==> flow/design.v <==
module alu(opcode, operand_1, operand_2, result, nzcv_old, nzcv, c_from_shifter, isWriteback);
parameter N = 32; 
input[3:0] opcode;	 
input wire [N-1:0] operand_1;  
input wire [N-1:0] operand_2;
input wire[3:0] nzcv_old;  
input wire c_from_shifter; 
output reg isWriteback;  
output reg[N-1:0] result;  
output reg [3:0] nzcv; 	 
reg cin;
reg cout;
reg[N-1:0] neg;
always @(*) begin
	cin = 0;
	cout = 0;
	neg = 0;
	nzcv= nzcv_old;
	case(opcode)
		4'd0: begin
			result = operand_1 & operand_2;
			nzcv[1] = c_from_shifter;
			isWriteback = 1;
		end
		4'd1: begin
			result = operand_1 ^ operand_2;
			isWriteback = 1;
			nzcv[1] = c_from_shifter;
		end
		4'd2: begin
			neg = -operand_2;
			{cin, result[N-2:0]} = operand_1[N-2:0]+neg[N-2:0]; 
			{cout, result[N-1]} = cin+ operand_1[N-1]+neg[N-1];
			nzcv[1]  = cout;	 
			nzcv[0] = cin^cout;  
			isWriteback = 1;
		end
		4'd3: begin
			neg = -operand_1;
			{cin, result[N-2:0]} = operand_2[N-2:0]+neg[N-2:0]; 
			{cout, result[N-1]} = cin+ operand_2[N-1]+neg[N-1];
			nzcv[1]  = cout;	 
			nzcv[0] = cin^cout;  
			isWriteback = 1;
		end
		4'd4: begin
			{cin, result[N-2:0]} = operand_1[N-2:0]+operand_2[N-2:0]; 
			{cout, result[N-1]} = cin+ operand_1[N-1]+operand_2[N-1];
			nzcv[1]  = cout;	 
			nzcv[0] = cin^cout;  
			isWriteback = 1;
		end
		4'd5: begin
			{cin, result[N-2:0]} = operand_1[N-2:0]+operand_2[N-2:0]+nzcv_old[1]; 
			{cout, result[N-1]} = cin+ operand_1[N-1]+operand_2[N-1];
			nzcv[1]  = cout;	 
			nzcv[0] = cin^cout;  
			isWriteback = 1;
		end
		4'd6: begin
			neg = -operand_2;
			{cin, result[N-2:0]} = operand_1[N-2:0]+neg[N-2:0]+nzcv_old[1]-1; 
			{cout, result[N-1]} = cin+ operand_1[N-1]+neg[N-1];
			nzcv[1]  = cout;	 
			nzcv[0] = cin^cout;  
			isWriteback = 1;
		end
		4'd7: begin
			neg = -operand_1;
			{cin, result[N-2:0]} = operand_2[N-2:0]+neg[N-2:0]+nzcv_old[1]-1; 
			{cout, result[N-1]} = cin+ operand_2[N-1]+neg[N-1];
			nzcv[1]  = cout;	 
			nzcv[0] = cin^cout;  
			isWriteback = 1;
		end
		4'd8: begin
			result = operand_1 & operand_2;
			isWriteback = 0;
			nzcv[1] = c_from_shifter;
		end
		4'd9: begin
			result = operand_1 ^ operand_2;
			isWriteback = 0;
			nzcv[1] = c_from_shifter;
		end
		4'd10: begin
			neg = -operand_2;
			{cin, result[N-2:0]} = operand_1[N-2:0]+neg[N-2:0]; 
			{cout, result[N-1]} = cin+ operand_1[N-1]+neg[N-1];
			nzcv[1]  = cout;	 
			nzcv[0] = cin^cout;  
			isWriteback = 0;
		end
		4'd11: begin
			{cin, result[N-2:0]} = operand_1[N-2:0]+operand_2[N-2:0]; 
			{cout, result[N-1]} = cin+ operand_1[N-1]+operand_2[N-1];
			nzcv[1]  = cout;	 
			nzcv[0] = cin^cout;  
			isWriteback = 0;
		end
		4'd12: begin
			result = operand_1 | operand_2;
			isWriteback = 1;
			nzcv[1] = c_from_shifter;
		end
		4'd13: begin
			result = operand_2;
			isWriteback = 1;
			nzcv[1] =c_from_shifter;
		end
		4'd14: begin
			result = operand_1 & (~operand_2);
			isWriteback = 1;
			nzcv[1] =c_from_shifter;
		end
		4'd15: begin
			result = ~operand_2;
			isWriteback = 1;
			nzcv[1] = c_from_shifter;
		end
	endcase
	nzcv[3] = result[N-1]; 	 
	nzcv[2] = (result == 0);  
end
endmodule
module bshift(instr_bit_25,imm_value, Rm, Rs, operand2, cin, c_to_alu, direct_data, use_shifter);
	parameter n=32;
	input [n-1:0] direct_data;
	input use_shifter;
	input instr_bit_25;  
	input [11:0] imm_value;  
	input [n-1:0] Rm;
	input [n-1:0] Rs;
	output [n-1:0] operand2;  
	input cin;
	output reg c_to_alu;
	wire instr_bit_25;
	wire [11:0] imm_value;
	reg [n-1:0] in;
	reg [n-1:0] out;
	reg [7:0] shiftby;  
	reg [n-1:0] junk;
	assign operand2 =(use_shifter==1)?out:direct_data ;
	always @* begin 
		in = 0;
		shiftby = 0;
		junk = 0;
		out = 0;
		c_to_alu = 0;
		if (instr_bit_25) begin
			in[n-1:8] = 0;
			in[7:0] = imm_value[7:0];
			shiftby[0]=0;
			shiftby[7:4]=4'd0;
			shiftby[4:1] = imm_value[11:8];
			{junk,out} = {in,in} >> shiftby[7:0];
			if(shiftby[7:0]==0) c_to_alu = cin;
			else c_to_alu = out[31];
		end
		else begin  
			if(imm_value[6:4] == 0) begin
				in = Rm;
				{c_to_alu,out} = {cin ,in} << imm_value[11:7];
			end
			if(imm_value[6:4] == 3'd1) begin
				in = Rm;
				shiftby[7:0] = Rs[7:0];
				{c_to_alu,out} = {cin,in} << shiftby[7:0];
			end
			if(imm_value[6:4] == 3'd2) begin
				in = Rm;
				{out, c_to_alu} = {in,cin} >> imm_value[11:7];
			end
			if(imm_value[6:4] == 3'd3) begin
				in = Rm;
				shiftby[7:0] = Rs[7:0];
				{out, c_to_alu} = {in,cin} >> shiftby[7:0];
			end
			if(imm_value[6:4] == 3'd4) begin
				in = Rm;
				if(in[n-1]){junk,out, c_to_alu} = {32'hFFFFFFFF,in,cin} >> imm_value[11:7];
				else {out, c_to_alu} = {in,cin} >> imm_value[11:7];
			end
			if(imm_value[6:4] == 3'd5) begin
				in = Rm;
				shiftby[7:0] = Rs[7:0];
				if(in[n-1]) {junk,out, c_to_alu} = {32'hFFFFFFFF,in,cin} >> shiftby[7:0];
				else {out,c_to_alu} = {in,cin} >> shiftby[7:0];
			end
			if((imm_value[6:4] == 3'd6)&&(imm_value[11:7]!=5'd0)) begin
				in = Rm;
				{junk,out,c_to_alu} = {in,in,cin} >> imm_value[11:7];
			end
			if(imm_value[6:4] == 3'd7) begin
				in=Rm;
				shiftby[7:0] = Rs[7:0];
				{junk,out,c_to_alu} = {in,in,cin} >> shiftby[4:0];  
			end
			if((imm_value[6:4] == 3'd6)&&(imm_value[11:7]==5'd0)) begin
				in= Rm;
				{out, c_to_alu} = {cin, in};
			end
		end
	end
endmodule 
module cond ( nzcv,  condition_code, will_this_be_executed);
input wire[3:0] nzcv;
input wire[3:0] condition_code;
output reg will_this_be_executed;
always @* begin
case(condition_code)
	0: begin	 
	if(nzcv[2] == 1)  will_this_be_executed = 1;
	else will_this_be_executed = 0;	
	end
	1: begin  
	if(nzcv[2] == 0)  will_this_be_executed = 1;
	else will_this_be_executed = 0;	
	end
	2: begin  
	if(nzcv[1] == 1)  will_this_be_executed = 1;
	else will_this_be_executed = 0;	
	end	
	3: begin  
	if(nzcv[1] == 0)  will_this_be_executed = 1;
	else will_this_be_executed = 0;	
	end	
	4: begin  
	if(nzcv[3] == 1)  will_this_be_executed = 1;
	else will_this_be_executed = 0;	
	end	
	5: begin  
	if(nzcv[3] == 0)  will_this_be_executed = 1;
	else will_this_be_executed = 0;	
	end	
	6: begin  
	if(nzcv[0] == 1)  will_this_be_executed = 1;
	else will_this_be_executed = 0;	
	end	
	7: begin  
	if(nzcv[0] == 0)  will_this_be_executed = 1;
	else will_this_be_executed = 0;	
	end	
	8: begin  
	if(nzcv[1] == 1 && nzcv[2] == 0)  will_this_be_executed = 1;
	else will_this_be_executed = 0;	
	end	
	9: begin  
	if(nzcv[1] == 0 && nzcv[2] == 1)  will_this_be_executed = 1;
	else will_this_be_executed = 0;	
	end	
	10: begin  
	if(nzcv[3] == nzcv[0])  will_this_be_executed = 1;
	else will_this_be_executed = 0;	
	end	
	11: begin  
	if(nzcv[3] != nzcv[0])  will_this_be_executed = 1;
	else will_this_be_executed = 0;	
	end	
	12: begin  
	if(nzcv[2] == 0 && nzcv[3] == nzcv[0])  will_this_be_executed = 1;
	else will_this_be_executed = 0;	
	end	
	13: begin  
	if(nzcv[2] == 0 || nzcv[3] != nzcv[0])  will_this_be_executed = 1;
	else will_this_be_executed = 0;	
	end	
	14: begin  
	will_this_be_executed = 1;	
	end	
	15: begin  
	will_this_be_executed = 1;
	end
endcase
end
endmodule
module multiplier(    Rs, Rm, result  );
parameter N = 32; 
output wire[N-1:0] result;
input wire[N-1:0] Rs;
input wire[N-1:0] Rm;
assign result = Rm*Rs;
endmodule
module inst_decode(ir, instr_type);
input wire [31:0] ir;
output reg[3:0] instr_type;
always@* begin
	instr_type = 9;
	if(ir[27] == 1 && ir[26] ==1) instr_type = 12;
	if(ir[27] == 1 && ir[26] == 0) begin
		if(ir[25] == 0) instr_type = 10;
		else if(ir[25] == 1) instr_type = 11;
	end
	if(ir[27] == 0 && ir[26] == 1) begin
		if(ir[25] == 0) instr_type = 8;
		else begin
			if(ir[4] == 1) instr_type = 9;
			if(ir[4] == 0) instr_type = 8;
		end
	end
	if(ir[27] == 0 && ir[26] == 0) begin
		if(ir[25] == 1) instr_type = 7;
		else begin
			if(ir[11:8] == 4'b1111 && ir[7:4] == 4'b0001) instr_type = 2;
			else if( (( ir[7] ==1) && (ir[4] == 1)) == 0) instr_type = 7;
			else if( ir[6] == 1) instr_type = 6;
			else if( ir[6] == 0 && ir[5] == 1 && ir[22] == 1) instr_type = 5;
			else if( ir[6] == 0 && ir[5] == 1 && ir[22] == 1) instr_type = 4;
			else if( ir[6] == 0 && ir[5] == 0 && ir[24] == 1) instr_type = 3;
			else if( ir[6] == 0 && ir[5] == 0 && ir[24] == 0 && ir[23] ==1) instr_type = 1;
			else if( ir[6] == 0 && ir[5] == 0 && ir[24] == 0 && ir[23] ==0) instr_type = 0;
		end
	end
end
endmodule
module arm7_execute (
	input             clk,
	input      [31:0] instr_i,   
	input      [31:0] rn_i,      
	input      [31:0] rd_i,      
	input      [31:0] rs_i,      
	input      [31:0] rm_i,      
	input      [31:0] pc_i,      
	input      [3:0]  nzcv_i,    
	output reg [31:0] result_o,
	output reg [3:0]  nzcv_o,
	output reg        wb_o,
	output reg        exec_o
);
localparam T_MULTIPLY          = 4'd0;
localparam T_DATA_PROCESSING   = 4'd7;
localparam T_LOAD_STORE        = 4'd8;
localparam T_BRANCH            = 4'd11;
localparam OP_SUB              = 4'd2;
localparam OP_ADD              = 4'd4;
reg [31:0] instr_q, rn_q, rd_q, rs_q, rm_q, pc_q;
reg [3:0]  nzcv_q;
always @(posedge clk) begin
	instr_q <= instr_i;
	rn_q    <= rn_i;
	rd_q    <= rd_i;
	rs_q    <= rs_i;
	rm_q    <= rm_i;
	pc_q    <= pc_i;
	nzcv_q  <= nzcv_i;
end
wire [3:0]  instr_type;
wire [31:0] mult_result;
wire [31:0] shifter_result;
wire        c_to_alu;
wire [31:0] alu_result;
wire [3:0]  alu_nzcv;
wire        alu_is_writeback;
wire        will_this_be_executed;
reg        use_shifter;
reg [31:0] alu_operand_1;
reg [31:0] alu_operand_2;
reg [3:0]  alu_opcode;
inst_decode InstructionDecoder(
	.ir(instr_q),
	.instr_type(instr_type)
);
multiplier Multiplier(
	.Rs(rs_q),
	.Rm(rm_q),
	.result(mult_result)
);
always @(*) begin
	alu_operand_2 = 0;
	case (instr_type)
		T_DATA_PROCESSING: begin
			alu_operand_1 = rn_q;
			use_shifter = 1;
			alu_opcode = instr_q[24:21];
		end
		T_MULTIPLY: begin
			alu_operand_1 = (instr_q[21] == 1) ? rd_q : 32'd0;	 
			alu_operand_2 = mult_result;
			use_shifter = 0;
			alu_opcode = OP_ADD;
		end
		T_BRANCH: begin
			alu_operand_1 = pc_q - 4;
			alu_operand_2 = (instr_q[23] == 1) ? {6'b111111, instr_q[23:0], 2'b00} : {6'b000000, instr_q[23:0], 2'b00};
			use_shifter = 0;
			alu_opcode = OP_ADD;
		end
		T_LOAD_STORE: begin
			alu_operand_1 = rn_q;
			use_shifter = 1;
			alu_opcode = (instr_q[23] == 1) ? OP_ADD : OP_SUB;
		end
		default: begin
			alu_operand_1 = rn_q;
			use_shifter = 1;
			alu_opcode = OP_ADD;
		end
	endcase
end
bshift BarrelShifter(
	.instr_bit_25(instr_q[25]),
	.imm_value(instr_q[11:0]),
	.Rs(rs_q),
	.Rm(rm_q),
	.cin(nzcv_q[1]),
	.direct_data(alu_operand_2),
	.use_shifter(use_shifter),
	.operand2(shifter_result),
	.c_to_alu(c_to_alu)
);
alu ALU(
	.opcode(alu_opcode),
	.operand_1(alu_operand_1),
	.operand_2(shifter_result),
	.nzcv_old(nzcv_q),
	.c_from_shifter(c_to_alu),
	.result(alu_result),
	.nzcv(alu_nzcv),
	.isWriteback(alu_is_writeback)
);
cond conditionFieldChecker(
	.nzcv(nzcv_q),
	.condition_code(instr_q[31:28]),
	.will_this_be_executed(will_this_be_executed)
);
always @(posedge clk) begin
	result_o <= alu_result;
	nzcv_o   <= alu_nzcv;
	wb_o     <= alu_is_writeback;
	exec_o   <= will_this_be_executed;
end
endmodule
Subject: tool reports on arm7_execute

Hi,

== Tool chain data of arm7_execute ==
Tool output for the design above before and after an edit, in the order of the flow.
"before" refers to lines of the RTL above, "after" to lines of the edited file.
"change" is "after" less "before", of the values as shown; "relative change" is that difference over "before", in percent.
Operators carry their Yosys type and port widths (W data, S select, Z words).
Cell names lack the library's common part.
Not given: n/a
Set-up
  design top: arm7_execute
  clock: clk
  library: sky130hd
  library corner: tt_025C_1v80

== Edit of the RTL ==
Unified diff, file above to edited file.
The edit is scripted: it alters the design's behaviour and was not made to optimise anything.
begin of diff
@@ -342,7 +342,7 @@
 	rs_q    <= rs_i;
 	rm_q    <= rm_i;
-	pc_q    <= pc_i;
 	nzcv_q  <= nzcv_i;
 end
+always @(*) pc_q = pc_i;
 wire [3:0]  instr_type;
 wire [31:0] mult_result;
end of diff

== Word level ==
Yosys after proc, flatten, opt, wreduce and memory -nomap, before mapping. Enables and synchronous resets that opt folds into registers are not counted as muxes. Memory bits, and registers merged into a memory's read port (data or address), are not among the register bits. Print and check cells are not counted. Equal cells are merged and count once.
Word-level totals
  flip-flop bits (word level): before 234, after 202, change -32, relative change -13.68%
  input bits: before 197, after 197, change 0, relative change 0.00%
  output and inout bits: before 38, after 38, change 0, relative change 0.00%
  cells after elaboration: before 209, after 208, change -1, relative change -0.48%
Cells by class
  $add $sub $neg: before 23, after 23, change 0, relative change 0.00%
  $mul: before 1, after 1, change 0, relative change 0.00%
  eq/ne operators: before 44, after 44, change 0, relative change 0.00%
  shifts and indexed selects: before 9, after 9, change 0, relative change 0.00%
  muxes and demuxes: before 65, after 65, change 0, relative change 0.00%
  bitwise gates (word level): before 19, after 19, change 0, relative change 0.00%
  reduce/logical cells: before 37, after 37, change 0, relative change 0.00%
Operators with widths
  $mux W1: before 28, after 28, change 0, relative change 0.00%
  $eq A4 B4 Y1 const B: before 19, after 19, change 0, relative change 0.00%
  $logic_and A1 B1 Y1: before 18, after 18, change 0, relative change 0.00%
  $mux W32: before 13, after 13, change 0, relative change 0.00%
  $mux W4: before 11, after 11, change 0, relative change 0.00%
  $eq A4 B3 Y1 const B: before 9, after 9, change 0, relative change 0.00%
  $not A1 Y1: before 8, after 8, change 0, relative change 0.00%
  $add A1 B1 Y2: before 6, after 6, change 0, relative change 0.00%
  $add A2 B1 Y2: before 6, after 6, change 0, relative change 0.00%
  $reduce_or A2 Y1: before 6, after 6, change 0, relative change 0.00%
  $xor A1 B1 Y1: before 6, after 6, change 0, relative change 0.00%
  $eq A3 B3 Y1 const B: before 4, after 4, change 0, relative change 0.00%
  $eq A4 B2 Y1 const B: before 4, after 4, change 0, relative change 0.00%
  $logic_not A4 Y1: before 4, after 4, change 0, relative change 0.00%
  $add A31 B31 Y32: before 3, after 3, change 0, relative change 0.00%
  $add A32 B1 Y32: before 3, after 3, change 0, relative change 0.00%
  $eq A4 B1 Y1 const B: before 3, after 3, change 0, relative change 0.00%
  $shr A65 B5 Y33: before 3, after 3, change 0, relative change 0.00%
  $and A32 B32 Y32: before 2, after 2, change 0, relative change 0.00%
  $eq A3 B2 Y1 const B: before 2, after 2, change 0, relative change 0.00%
  $logic_not A32 Y1: before 2, after 2, change 0, relative change 0.00%
  $mux W3: before 2, after 2, change 0, relative change 0.00%
  $mux W33: before 2, after 2, change 0, relative change 0.00%
  $neg A32 Y32: before 2, after 2, change 0, relative change 0.00%
  $pmux W1 S7: before 2, after 2, change 0, relative change 0.00%
  $pmux W32 S2: before 2, after 2, change 0, relative change 0.00%
  $sub A32 B1 Y32 const B: before 2, after 2, change 0, relative change 0.00%
  $eq A1 B1 Y1: before 1, after 1, change 0, relative change 0.00%
The list need not be complete.

== Logic depth ==
Depth = most cells in a row (Yosys ltp): at word level without a register or memory, in the mapped netlist without a sequential cell, where the memories' decode and read muxes count.
Logic depth
  depth in word-level cells: before 24, after 24, change 0, relative change 0.00%
  ABC_AREA: before 0, after 0
  mapped depth: before 55, after 55, change 0, relative change 0.00%
  mapped depth without buffers: before 49, after 52, change +3, relative change +6.12%

== Synthesis result ==
Yosys stat after the flow's synthesis: flattened, memories mapped to cells. It holds for the ABC_AREA given above (unset counts as 0); a run with the other value may have another netlist.
Mapped netlist
  cell count: before 5640, after 5656, change +16, relative change +0.28%
  mapped area (um2): before 44016.0, after 43533.0, change -483.0, relative change -1.10%
  sequential part of the area (um2): before 4664.5, after 4023.9, change -640.6, relative change -13.73%
  mapped flip-flops: before 233, after 201, change -32, relative change -13.73%
  buffer cells: before 383, after 368, change -15, relative change -3.92%
Cells by type
  a22oi_1: before 54, after 87, change +33, relative change +61.11%
  dfxtp_1: before 233, after 201, change -32, relative change -13.73%
  mux2i_1: before 138, after 106, change -32, relative change -23.19%
  a211oi_1: before 79, after 110, change +31, relative change +39.24%
  and2_1: before 328, after 301, change -27, relative change -8.23%
  buf_2: before 65, after 38, change -27, relative change -41.54%
  mux2_2: before 37, after 11, change -26, relative change -70.27%
  o221ai_1: before 28, after 51, change +23, relative change +82.14%
  clkbuf_1: before 272, after 291, change +19, relative change +6.99%
  a222oi_1: before 19, after 2, change -17, relative change -89.47%
  a2111oi_0: before 16, after 33, change +17, relative change +106.25%
  o21ai_0: before 215, after 230, change +15, relative change +6.98%
  nand2b_1: before 34, after 49, change +15, relative change +44.12%
  a311oi_1: before 9, after 23, change +14, relative change +155.56%
  nor3_1: before 152, after 140, change -12, relative change -7.89%
  nor3b_1: before 19, after 7, change -12, relative change -63.16%
  or4_1: before 17, after 28, change +11, relative change +64.71%
  nand3_1: before 146, after 136, change -10, relative change -6.85%
The list need not be complete.
By module: a second synthesis without flattening, with its own total; a netlist apart from the flattened one above.
Second synthesis, totals
  cell total of the unflattened synthesis: before 5611, after 5588, change -23, relative change -0.41%
  area (unflattened synthesis) (um2): before 44202.4, after 43608.1, change -594.3, relative change -1.34%
Rows give one instance, submodules left out.
By module, before
  multiplier: instances 1, cells 1650, area 15213.3 um2, seq. area 0.0 um2
  alu: instances 1, cells 2085, area 13972.2 um2, seq. area 0.0 um2
  bshift: instances 1, cells 1395, area 8637.0 um2, seq. area 0.0 um2
  arm7_execute: instances 1, cells 449, area 6129.6 um2, seq. area 4684.5 um2
  inst_decode: instances 1, cells 19, area 127.6 um2, seq. area 0.0 um2
  cond: instances 1, cells 13, area 122.6 um2, seq. area 0.0 um2
By module, after
  multiplier: instances 1, cells 1659, area 15259.6 um2, seq. area 0.0 um2
  alu: instances 1, cells 2085, area 13972.2 um2, seq. area 0.0 um2
  bshift: instances 1, cells 1395, area 8637.0 um2, seq. area 0.0 um2
  arm7_execute: instances 1, cells 417, area 5489.0 um2, seq. area 4043.9 um2
  inst_decode: instances 1, cells 19, area 127.6 um2, seq. area 0.0 um2
  cond: instances 1, cells 13, area 122.6 um2, seq. area 0.0 um2

== Path before layout ==
Source: OpenSTA report_checks on the synthesized netlist (no wires, ideal clock, input and output delay 20% of the period each), path of least setup slack; recovery checks are left aside. Register names are those of the netlist, which keeps one name where synthesis merged equal registers.
Timing path post-synthesis
  kind: before reg2reg, after reg2reg
  start: before register rm_q[7], after register rm_q[6]
  end: before register nzcv_o[2], after register nzcv_o[2]
  period (ps): before 13000, after 13000, change 0, relative change 0.00%
  library setup time (ps): before 103, after 87, change -16
  launch time at the first pin (ps): before 0, after 0, change 0
  arrival time (ps): before 12028, after 13017, change +989, relative change +8.22%
  data required time (ps): before 12897, after 12913, change +16, relative change +0.12%
  path slack (ps): before 869, after -104, change -973
  path delay (ps): before 12131, after 13104, change +973, relative change +8.02%
  stages: before 51, after 56, change +5, relative change +9.80%
  path buffers: before 5, after 4, change -1, relative change -20.00%
  synthesis period reached (ps): before 12131, after 13104, change +973, relative change +8.02%
"path delay" = arrival - input delay + setup time.
"stages" counts driving pins, that of a launching flip-flop among them; a cell with two outputs on the path counts twice.
"synthesis period reached" = period - worst setup slack (recovery checks aside). The figure is calculated, with input and output delays left at 20% of the set period.
The rows between start and end are the longest chain of elaborated cells between them; the timing report does not say that the signal goes this way. Where chains are equally long, one stands for them.
Each line given opens the expression or statement behind the cell; cells for indexed reads and writes are added by Yosys, which also makes memories of some case tables.
On the way, post-synthesis, before
  path through: dfxtp_1 > clkbuf_1 > clkbuf_1 > clkbuf_1 > and2_1 > fa_1 > inv_1 > fa_1 > fa_1 > fa_1 > inv_1 > ha_1 > ha_1 > fa_1 > fa_1 > ha_1 > a21o_1 > o41ai_1 > [... 15 more ...] > or3b_2 > nor3b_1 > a21oi_1 > a31o_2 > nor4b_1 > a311oi_1 > nand2_1 > nor2_1 > nand3_1 > nor2b_1 > xnor2_1 > fa_1 > a221oi_1 > o2111ai_1 > a221o_1 > a221oi_1 > nor2_1 > a2111oi_2
  cells in the longest elaborated chain: 20
  elaborated cells between the ends (all ways): 52
  classes of those cells: 21 x add/sub; 1 x mul; 8 x shift; 16 x mux; 5 x logic; 1 x reduce/logical
RTL lines, path post-synthesis, before
  start: declaration: RTL line 336  | reg [31:0] instr_q, rn_q, rd_q, rs_q, rm_q, pc_q;
  start: assignment: RTL line 343  | rm_q <= rm_i;
  $shl A33 B5 Y33: RTL line 163  | {c_to_alu,out} = {cin ,in} << imm_value[11:7];
  $mux W32: RTL line 161  | if(imm_value[6:4] == 0) begin
  $mux W32: RTL line 165  | if(imm_value[6:4] == 3'd1) begin
  $mux W32: RTL line 170  | if(imm_value[6:4] == 3'd2) begin
  $mux W32: RTL line 174  | if(imm_value[6:4] == 3'd3) begin
  $mux W32: RTL line 179  | if(imm_value[6:4] == 3'd4) begin
  $mux W32: RTL line 184  | if(imm_value[6:4] == 3'd5) begin
  [... 6 more ...]
  $add A31 B31 Y32: RTL line 62  | {cin, result[N-2:0]} = operand_1[N-2:0]+neg[N-2:0]+nzcv_old[1]-1;
  $add A32 B1 Y32: RTL line 62
  $sub A32 B1 Y32: RTL line 62
  $add A1 B1 Y2: RTL line 63  | {cout, result[N-1]} = cin+ operand_1[N-1]+neg[N-1];
  $add A2 B1 Y2: RTL line 63
  $pmux W1 S12: RTL line 19  | case(opcode)
  $logic_not A32 Y1: RTL line 123  | nzcv[2] = (result == 0);
  end: assignment: RTL line 428  | nzcv_o <= alu_nzcv;
  end: declaration: RTL line 326  | output reg [3:0] nzcv_o,
Nets of the timed path that keep an RTL name, with a line that drives or declares them; the list need not be complete.
Nets with RTL names, path post-synthesis, before (RTL line)
  ALU.nzcv[3]: 19
On the way, post-synthesis, after
  path through: dfxtp_1 > buf_2 > clkbuf_1 > clkbuf_1 > and2_1 > fa_1 > inv_1 > fa_1 > fa_1 > inv_1 > fa_1 > ha_1 > ha_1 > inv_1 > fa_1 > inv_1 > fa_1 > ha_1 > [... 20 more ...] > a221o_1 > xnor2_1 > nor4b_1 > or3b_2 > nor2_1 > nand2_1 > xnor2_1 > fa_1 > a221oi_1 > o2111ai_1 > a221oi_1 > o21ai_0 > o22a_1 > or3_1 > or4_1 > or4_1 > nor4b_2 > nor4b_2
  cells in the longest elaborated chain: 20
  elaborated cells between the ends (all ways): 52
  classes of those cells: 21 x add/sub; 1 x mul; 8 x shift; 16 x mux; 5 x logic; 1 x reduce/logical
RTL lines, path post-synthesis, after
  start: declaration: RTL line 336  | reg [31:0] instr_q, rn_q, rd_q, rs_q, rm_q, pc_q;
  start: assignment: RTL line 343  | rm_q <= rm_i;
  $shl A33 B5 Y33: RTL line 163  | {c_to_alu,out} = {cin ,in} << imm_value[11:7];
  $mux W32: RTL line 161  | if(imm_value[6:4] == 0) begin
  $mux W32: RTL line 165  | if(imm_value[6:4] == 3'd1) begin
  $mux W32: RTL line 170  | if(imm_value[6:4] == 3'd2) begin
  $mux W32: RTL line 174  | if(imm_value[6:4] == 3'd3) begin
  $mux W32: RTL line 179  | if(imm_value[6:4] == 3'd4) begin
  $mux W32: RTL line 184  | if(imm_value[6:4] == 3'd5) begin
  [... 6 more ...]
  $add A31 B31 Y32: RTL line 62  | {cin, result[N-2:0]} = operand_1[N-2:0]+neg[N-2:0]+nzcv_old[1]-1;
  $add A32 B1 Y32: RTL line 62
  $sub A32 B1 Y32: RTL line 62
  $add A1 B1 Y2: RTL line 63  | {cout, result[N-1]} = cin+ operand_1[N-1]+neg[N-1];
  $add A2 B1 Y2: RTL line 63
  $pmux W1 S12: RTL line 19  | case(opcode)
  $logic_not A32 Y1: RTL line 123  | nzcv[2] = (result == 0);
  end: assignment: RTL line 428  | nzcv_o <= alu_nzcv;
  end: declaration: RTL line 326  | output reg [3:0] nzcv_o,
Nets with RTL names, path post-synthesis, after (RTL line)
  ALU.nzcv[3]: 19

== Worst path after layout ==
Path of least setup slack in the final report of the runs of pair 1 (OpenROAD, finished layout, wires in). Where an end is a register, its clock arrival counts in the times.
The path's times are printed in steps of 10 ps; the period is the one set.
Timing path after layout
  kind: before reg2reg, after reg2reg
  start: before register rs_q[2], after register rs_q[3]
  end: before register nzcv_o[2], after register nzcv_o[2]
  period (ps): before 12600, after 12600, change 0, relative change 0.00%
  library setup time (ps): before 100, after 80, change -20
  launch time at the first pin (ps): before 650, after 640, change -10, relative change -1.54%
  arrival time (ps): before 12710, after 13480, change +770, relative change +6.06%
  data required time (ps): before 13150, after 13140, change -10, relative change -0.08%
  path slack (ps): before 440, after -340, change -780
  stages: before 49, after 52, change +3, relative change +6.12%
  path buffers: before 7, after 5, change -2, relative change -28.57%
The rows between start and end are the longest chain of elaborated cells between them; the timing report does not say that the signal goes this way. Where chains are equally long, one stands for them.
On the way, after layout, before
  path through: dfxtp_1 > buf_4 > and2_1 > fa_1 > inv_1 > fa_1 > fa_1 > inv_1 > fa_1 > ha_1 > ha_1 > inv_1 > fa_1 > inv_1 > fa_1 > ha_1 > o21ai_1 > nor4_1 > [... 13 more ...] > buf_4 > a21boi_0 > a2111o_1 > or2_1 > buf_4 > xnor2_1 > buf_4 > buf_4 > xnor2_1 > o21ai_0 > a221oi_1 > a21oi_2 > or4_1 > or4b_1 > nor4b_2 > buf_4 > nand4b_1 > a2111oi_2
  elaborated cells between the ends (all ways): 46
  classes of those cells: 21 x add/sub; 1 x mul; 4 x shift; 14 x mux; 5 x logic; 1 x reduce/logical
RTL lines, path after layout, before
  start: declaration: RTL line 336  | reg [31:0] instr_q, rn_q, rd_q, rs_q, rm_q, pc_q;
  start: assignment: RTL line 342  | rs_q <= rs_i;
  end: assignment: RTL line 428  | nzcv_o <= alu_nzcv;
  end: declaration: RTL line 326  | output reg [3:0] nzcv_o,
before: Chain of elaborated cells between the ends: none given.
Nets of the timed path that keep an RTL name, with a line that drives or declares them; the list need not be complete.
Nets with RTL names, path after layout, before
  ALU.result[17]: RTL line 19  | case(opcode)
On the way, after layout, after
  path through: dfxtp_2 > and2_1 > fa_1 > inv_1 > fa_1 > fa_1 > inv_1 > fa_1 > ha_1 > ha_1 > inv_1 > fa_1 > inv_1 > fa_1 > ha_4 > o21a_1 > o21a_1 > a21oi_2 > [... 16 more ...] > buf_4 > and4_1 > nand3_1 > nor2_4 > nand2_2 > xnor2_2 > fa_1 > a221oi_2 > o2111ai_1 > a221oi_2 > buf_4 > o21ai_0 > o22a_1 > or3_1 > or4_4 > or4_4 > nor4b_2 > nor4b_2
  cells in the longest elaborated chain: 19
  elaborated cells between the ends (all ways): 46
  classes of those cells: 21 x add/sub; 1 x mul; 4 x shift; 14 x mux; 5 x logic; 1 x reduce/logical
RTL lines, path after layout, after
  start: declaration: RTL line 336  | reg [31:0] instr_q, rn_q, rd_q, rs_q, rm_q, pc_q;
  start: assignment: RTL line 342  | rs_q <= rs_i;
  $shl A33 B8 Y33: RTL line 168  | {c_to_alu,out} = {cin,in} << shiftby[7:0];
  $mux W32: RTL line 165  | if(imm_value[6:4] == 3'd1) begin
  $mux W32: RTL line 170  | if(imm_value[6:4] == 3'd2) begin
  $mux W32: RTL line 174  | if(imm_value[6:4] == 3'd3) begin
  $mux W32: RTL line 179  | if(imm_value[6:4] == 3'd4) begin
  $mux W32: RTL line 184  | if(imm_value[6:4] == 3'd5) begin
  $mux W32: RTL line 190  | if((imm_value[6:4] == 3'd6)&&(imm_value[11:7]!=5'd0)) begin
  [... 5 more ...]
  $add A31 B31 Y32: RTL line 62  | {cin, result[N-2:0]} = operand_1[N-2:0]+neg[N-2:0]+nzcv_old[1]-1;
  $add A32 B1 Y32: RTL line 62
  $sub A32 B1 Y32: RTL line 62
  $add A1 B1 Y2: RTL line 63  | {cout, result[N-1]} = cin+ operand_1[N-1]+neg[N-1];
  $add A2 B1 Y2: RTL line 63
  $pmux W1 S12: RTL line 19  | case(opcode)
  $logic_not A32 Y1: RTL line 123  | nzcv[2] = (result == 0);
  end: assignment: RTL line 428  | nzcv_o <= alu_nzcv;
  end: declaration: RTL line 326  | output reg [3:0] nzcv_o,
Nets with RTL names, path after layout, after (RTL line)
  ALU.nzcv[3]: 19

== Measured runs ==
Both versions went through the flow (Yosys, OpenROAD) with the same settings in each pair. Constraints: input delay and output delay 20% of the set period each, output load 0.01 pF.
Flow settings, pair 1
  CORE_UTILIZATION: 40
  period_ns: 12.6
  CAP_MARGIN: 20
  CORE_MARGIN: 2
  SLEW_MARGIN: 20
Final reports, pair 1
  post-synthesis cell area (um2): before 44016.0, after 43533.0, change -483.0, relative change -1.10%
  total die area (um2): before 112708.0, after 111486.0, change -1222.0, relative change -1.08%
  standard-cell area of the final layout (um2): before 52535.4, after 56002.5, change +3467.1, relative change +6.60%
  utilization of the finished layout: before 0.482, after 0.517, change +0.035
  setup slack of the worst path (ps): before 438, after -341, change -779
  total negative slack on setup checks (ps): before 0, after -341, change -341
  final worst hold slack (ps): before 532, after 616, change +84
  power (uW): before 15997, after 18992, change +2995, relative change +18.72%
  period achieved (ps): before 12162, after 12941, change +779, relative change +6.41%
"period achieved" = clock period - worst setup slack. The figure is calculated, with input and output delays left at 20% of the set period.
"power" is the tool's figure for a default switching activity; nothing was simulated.

Regards
